==> flow/design.v <==
`timescale 1ns / 1ps
module pid_controller(
    input  logic        clk,
    input  logic        rst_n,
    input  logic [15:0] setpoint,
    input  logic [15:0] feedback,
    input  logic [15:0] Kp,
    input  logic [15:0] Ki,
    input  logic [15:0] Kd,
    input  logic [15:0] clk_prescaler,
    output logic [15:0] control_signal
);
    logic signed [16:0]  error_s;         
    logic signed [16:0]  prev_error_s;
    logic signed [31:0]  integral_s;      
    logic signed [31:0]  derivative_s;
    logic [15:0] clk_divider;
    logic        sampling_flag;
    logic signed [31:0] kp_mul, ki_mul;
    logic signed [31:0] kd_mul;
    logic signed [31:0] control_calc;
    always_ff @(posedge clk or negedge rst_n) begin
        if (!rst_n) begin
            clk_divider    <= 16'h0000;
            sampling_flag  <= 1'b0;
        end else if (clk_divider == clk_prescaler) begin
            clk_divider    <= 16'h0000;
            sampling_flag  <= 1'b1;
        end else begin
            clk_divider    <= clk_divider + 16'd1;
            sampling_flag  <= 1'b0;
        end
    end
    always_comb begin
        error_s = $signed({1'b0, setpoint}) - $signed({1'b0, feedback});
        kp_mul = $signed({1'b0, Kp}) * error_s;
        ki_mul = $signed({1'b0, Ki}) * error_s;
        kd_mul = $signed({1'b0, Kd}) * (error_s - prev_error_s);
        control_calc = kp_mul + integral_s + kd_mul;
    end
    always_ff @(posedge clk or negedge rst_n) begin
        if (!rst_n) begin
            prev_error_s   <= '0;
            integral_s     <= '0;
            derivative_s   <= '0;
            control_signal <= 16'h0000;
        end else if (sampling_flag) begin
            integral_s   <= integral_s + ki_mul;
            derivative_s <= kd_mul;
            control_signal <= control_calc[15:0];
            prev_error_s <= error_s;
        end
    end
endmodule
`timescale 1ns/1ps
module top (
  input  logic        clk,
  input  logic        rst_n,
  input  logic [15:0] setpoint,
  input  logic [15:0] feedback,
  input  logic [15:0] Kp,
  input  logic [15:0] Ki,
  input  logic [15:0] Kd,
  input  logic [15:0] clk_prescaler,
  output logic [15:0] control_signal
);
  pid_controller u_dut (
    .clk(clk),
    .rst_n(rst_n),
    .setpoint(setpoint),
    .feedback(feedback),
    .Kp(Kp),
    .Ki(Ki),
    .Kd(Kd),
    .clk_prescaler(clk_prescaler),
    .control_signal(control_signal)
  );
endmodule
# From RTL to reports: top
# What the tools print for top, step after step.
# Line numbers count from 1 in the design file above.
# Library cell names are shortened.
# A cell with - has no value.
dict set report design {
  top_module {top}
  clock_port {clk}
  cell_library {sky130hd}
  corner {tt_025C_1v80}
}

# Word level
# Yosys after proc, flatten, opt, wreduce and memory -nomap, before mapping. Enables and synchronous resets that opt folds into registers are not counted as muxes. Memory bits, and registers merged into a memory's read port (data or address), are not among the register bits. Print and check cells are not counted. Equal cells are merged and count once.
dict set report word_totals {
  rom_bits 0
  latch_bits 0
  word_cells 17
  clocked_rd_ports_x_width 0
  inputBits 98
  ram_bits 0
  n_memories 0
  out_inout_bits 16
  register_bits 82
}
dict set report op_classes {
  mux 2
  n_logic 0
  reduce_logical 0
  equal 1
  shifts 0
  n_div 0
  n_addsub 6
  multipliers 3
  cmp 0
}
# operator count
set ops {}
lappend ops {{17-bit by 17-bit multiplier with 32-bit output} 1}
lappend ops {{17-bit by 32-bit multiplier with 16-bit output} 1}
lappend ops {{17-bit by 17-bit multiplier with 16-bit output} 1}
lappend ops {{16-bit adder} 2}
lappend ops {{32-bit adder} 1}
lappend ops {{17-bit by 17-bit subtractor with 18-bit output} 1}
lappend ops {{16-bit by 16-bit subtractor with 17-bit output} 1}
lappend ops {{16-bit by 1-bit adder with 16-bit output with constant B} 1}
lappend ops {{16-bit == test} 1}
lappend ops {{16-bit two-way mux} 1}
lappend ops {{1-bit two-way mux} 1}

# Depth
# Longest topological path by Yosys (ltp), each cell counted once; first at word level (registers and memories cut), then after technology mapping (sequential cells cut; the memories' decode and read muxes count).
dict set report logic_depth {
  depth_word 4
  ABC_AREA 0
  ltp_mapped 42
  depth_no_buf 41
}

# Mapped cells and area
# Source: synth_stat.txt of the flow (Yosys; design flattened, memories mapped). It holds for the ABC_AREA given above (unset counts as 0); a run with the other value may have another netlist.
# cell_type count type_area_um2
set types {}
lappend types {fa_1 293 5.87E+03}
lappend types {ha_1 195 2439.84}
lappend types {dfrtp_1 65 1626.56}
lappend types {inv_1 411 1542.73}
lappend types {and2_1 181 1.13E+03}
lappend types {xnor2_1 113 989.699}
lappend types {nand2_1 221 829.546}
lappend types {xor2_1 32 280.269}
lappend types {xnor3_1 11 247.738}
lappend types {nor2b_1 36 225.216}
lappend types {clkbuf_1 57 213.955}
lappend types {o21ai_0 39 195.187}
lappend types {mux2_2 16 180.173}
lappend types {a21oi_1 30 150.144}
lappend types {nand2b_1 23 143.888}
lappend types {nor2_1 31 116.362}
lappend types {a21o_1 12 90.086}
lappend types {o21bai_1 9 67.565}
# Not listed: further types 34, cells in them 81.
dict set report synth_totals {
  area_um2 16932.5
  cells 1856
  seqArea_um2 1626.6
  ffs 65
}
# By module: a second synthesis without flattening, with its own total; a netlist apart from the flattened one above.
dict set report unflattened {
  cells_unflattened 1945
  hier_area_um2 17204.0
}
# Rows give one instance, submodules left out.
# mod seq_area_um2 n_inst area_um2 cells
set by_module {}
lappend by_module {pid_controller 1626.6 1 17204.0 1945}
lappend by_module {top 0.0 1 0.0 0}

# Path before layout
# Path of least setup slack by OpenSTA after synthesis, without wires, with an ideal clock, recovery checks aside; 20% of the period is set as input and as output delay. Where synthesis merged equal registers, the netlist keeps one of their names.
dict set report synth_path {
  path_kind {input port to flip-flop}
  start {input setpoint[0]}
  end {register u_dut.control_signal[15]}
  path_slack_ns -0.399
  launch_ns 2.500
  in_delay_ns 2.500
  path_buffers 1
  delay_ns 10.399
  setup_time_ns 0.125
  t_required_ns 12.375
  clock_period_ns 12.5
  t_arrival_ns 12.774
  path_stages 40
  period_less_setup_slack_ns 12.899
}
# "delay_ns" is the arrival time less input delay plus setup time.
# "path_stages": output pins that drive a net of the path, with the launching flip-flop's if there is one; two outputs of one cell count as two.
# "period_less_setup_slack_ns" = period - worst setup slack (recovery checks aside). The figure is calculated, with input and output delays left at 20% of the set period.
# Between the ends stands the longest chain of elaborated cells between them, by number of cells; it is not shown to be the way that was timed. Of several equally long chains one is given.
# A line is the first line of the expression or statement that the cell stems from. Yosys adds cells for indexed reads and writes and turns some case tables into memories.
dict set report synth_via {
  path_cell_list {inv_1 > ha_1 > inv_1 > fa_1 > a211oi_1 > o21bai_1 > a21oi_1 > xnor2_1 > clkbuf_1 > ha_1 > a21o_1 > a221oi_1 > a21bo_2 > a311oi_1 > xnor2_1 > and2_1 > fa_1 > inv_1 > [4 not listed] > inv_1 > fa_1 > fa_1 > fa_1 > inv_1 > fa_1 > xnor2_1 > xnor2_1 > xnor2_1 > xnor2_1 > xnor2_1 > xnor2_1 > xnor2_1 > xnor3_1 > xnor3_1 > xnor3_1 > xnor3_1 > mux2_4}
  elab_chain_cells 4
  cone_cells 6
  cone_lines 4
  classes_between {4 x add/sub; 2 x mul}
}
# item line_no
set synth_lines {}
lappend synth_lines {{start, declared} 59} ;# input  logic [15:0] setpoint,
lappend synth_lines {{16-bit by 16-bit subtractor with 17-bit output} 35} ;# error_s = $signed({1'b0, setpoint}) - $signed({1'b0, feedback});
lappend synth_lines {{17-bit by 17-bit multiplier with 16-bit output} 36} ;# kp_mul = $signed({1'b0, Kp}) * error_s;
lappend synth_lines {{16-bit adder (2 in a row)} 39} ;# control_calc = kp_mul + integral_s + kd_mul;
lappend synth_lines {{end, assigned} 46} ;# control_signal <= 16'h0000;
lappend synth_lines {{end, assigned} 50} ;# control_signal <= control_calc[15:0];
lappend synth_lines {{end, declared} 11} ;# output logic [15:0] control_signal
# Nets of the timed path that keep an RTL name, with a line that drives or declares them; the list need not be complete.
# net line_no
set synth_named_nets {}
lappend synth_named_nets {u_dut.error_s[6] 35}

# Worst path after layout
# From the final timing report of run 1: the path of least setup slack in the routed layout; clock arrival at registers is part of the times.
dict set report layout_path {
  path_kind {input port to flip-flop}
  start {input feedback[1]}
  end {register u_dut.control_signal[15]}
  t_required_ns 10.06
  clock_period_ns 9.82
  t_arrival_ns 11.18
  path_buffers 1
  path_slack_ns -1.12
  in_delay_ns 1.96
  path_stages 40
  setup_time_ns 0.11
  launch_ns 1.96
}
# Between the ends stands the longest chain of elaborated cells between them, by number of cells; it is not shown to be the way that was timed. Of several equally long chains one is given.
dict set report layout_via {
  path_cell_list {buf_2 > inv_2 > ha_4 > nor2b_4 > o31a_1 > o21ai_2 > o21ai_2 > a21oi_2 > xnor2_2 > ha_4 > and3_4 > a221oi_2 > a21bo_2 > a311oi_2 > xnor2_1 > and2_4 > fa_1 > inv_2 > [4 not listed] > inv_2 > fa_1 > fa_1 > fa_1 > inv_2 > fa_2 > xnor2_2 > xnor2_1 > xnor2_1 > xnor2_1 > xnor2_1 > xnor2_1 > xnor2_1 > xnor3_1 > xnor3_1 > xnor3_1 > xnor3_1 > mux2_4}
  elab_chain_cells 4
  cone_cells 6
  cone_lines 4
  classes_between {4 x add/sub; 2 x mul}
}
# item line_no
set layout_lines {}
lappend layout_lines {{start, declared} 60} ;# input  logic [15:0] feedback,
lappend layout_lines {{16-bit by 16-bit subtractor with 17-bit output} 35} ;# error_s = $signed({1'b0, setpoint}) - $signed({1'b0, feedback});
lappend layout_lines {{17-bit by 17-bit multiplier with 16-bit output} 36} ;# kp_mul = $signed({1'b0, Kp}) * error_s;
lappend layout_lines {{16-bit adder (2 in a row)} 39} ;# control_calc = kp_mul + integral_s + kd_mul;
lappend layout_lines {{end, assigned} 46} ;# control_signal <= 16'h0000;
lappend layout_lines {{end, assigned} 50} ;# control_signal <= control_calc[15:0];
lappend layout_lines {{end, declared} 11} ;# output logic [15:0] control_signal

; Below are 5 stored runs of the flow (Yosys, OpenROAD; platform sky130hd) on top, each with its settings and what was measured, unordered. Constraints: input delay and output delay 20% of the set period each, output load 0.01 pF.
; "worst_setup_path_time_ns" is the time allowed to the run's worst setup path (the clock period less input and output delay, where it has them) less its slack. Clock arrival times count: a late capture clock shortens it, a late launch clock lengthens it.

[run 1: settings]
CORE_UTILIZATION = 52
CTS_CLUSTER_SIZE = 73
PLACE_DENSITY_LB_ADDON = 0.14
SETUP_SLACK_MARGIN = -0.81
SLEW_MARGIN = 35
period_ns = 9.82
CAP_MARGIN = 20
CORE_MARGIN = 2
[run 1: results]
ws_hold_ns = 0.507
finish.stdcell_area_um2 = 20221.9
fin_util_frac = 0.626
ys_area_um2 = 16932.5
worst_setup_path_time_ns = 8.97
path_kind = input port to flip-flop
final_setup_ws_ns = -1.117
fin_tns_ns = -1.855
design.die.area_um2 = 34021.8

[run 2: settings]
CELL_PAD_IN_SITES_GLOBAL_PLACEMENT = 1
CORE_MARGIN = 10
CORE_UTILIZATION = 25
MIN_ROUTING_LAYER = met1
PLACE_DENSITY_LB_ADDON = 0.15
period_ns = 20.7
CAP_MARGIN = 20
SLEW_MARGIN = 20
[run 2: results]
ws_hold_ns = 0.504
finish.stdcell_area_um2 = 19506.2
fin_util_frac = 0.29
ys_area_um2 = 16932.5
worst_setup_path_time_ns = 11.08
path_kind = input port to flip-flop
final_setup_ws_ns = 5.479
fin_tns_ns = 0.000
design.die.area_um2 = 78540.1

[run 3: settings]
CORE_UTILIZATION = 40
period_ns = 8.22
CAP_MARGIN = 20
CORE_MARGIN = 2
SLEW_MARGIN = 20
[run 3: results]
ws_hold_ns = 0.502
finish.stdcell_area_um2 = 21439.3
fin_util_frac = 0.512
ys_area_um2 = 16932.5
worst_setup_path_time_ns = 8.98
path_kind = input port to flip-flop
final_setup_ws_ns = -2.401
fin_tns_ns = -9.514
design.die.area_um2 = 43993.0

[run 4: settings]
ABC_AREA = 1
CORE_ASPECT_RATIO = 1.57
CORE_MARGIN = 6
GPL_ROUTABILITY_DRIVEN = 0
PLACE_DENSITY_LB_ADDON = 0.15
TNS_END_PERCENT = 80
period_ns = 12.5
CAP_MARGIN = 20
CORE_UTILIZATION = 40
SLEW_MARGIN = 20
[run 4: results]
ws_hold_ns = 0.472
finish.stdcell_area_um2 = 20096.8
fin_util_frac = 0.457
ys_area_um2 = 17956.0
worst_setup_path_time_ns = 8.83
path_kind = input port to flip-flop
final_setup_ws_ns = 1.170
fin_tns_ns = 0.000
design.die.area_um2 = 50247.9

[run 5: settings]
CELL_PAD_IN_SITES_DETAIL_PLACEMENT = 0
CELL_PAD_IN_SITES_GLOBAL_PLACEMENT = 2
CORE_UTILIZATION = 26
CTS_CLUSTER_DIAMETER = 330
GPL_ROUTABILITY_DRIVEN = 1
MIN_ROUTING_LAYER = met2
SETUP_SLACK_MARGIN = 3.22
SLEW_MARGIN = 0
period_ns = 16.2
CAP_MARGIN = 20
CORE_MARGIN = 2
[run 5: results]
ws_hold_ns = 0.505
finish.stdcell_area_um2 = 20318.2
fin_util_frac = 0.315
ys_area_um2 = 16932.5
worst_setup_path_time_ns = 9.30
path_kind = input port to flip-flop
final_setup_ws_ns = 3.657
fin_tns_ns = 0.000
design.die.area_um2 = 67182.0
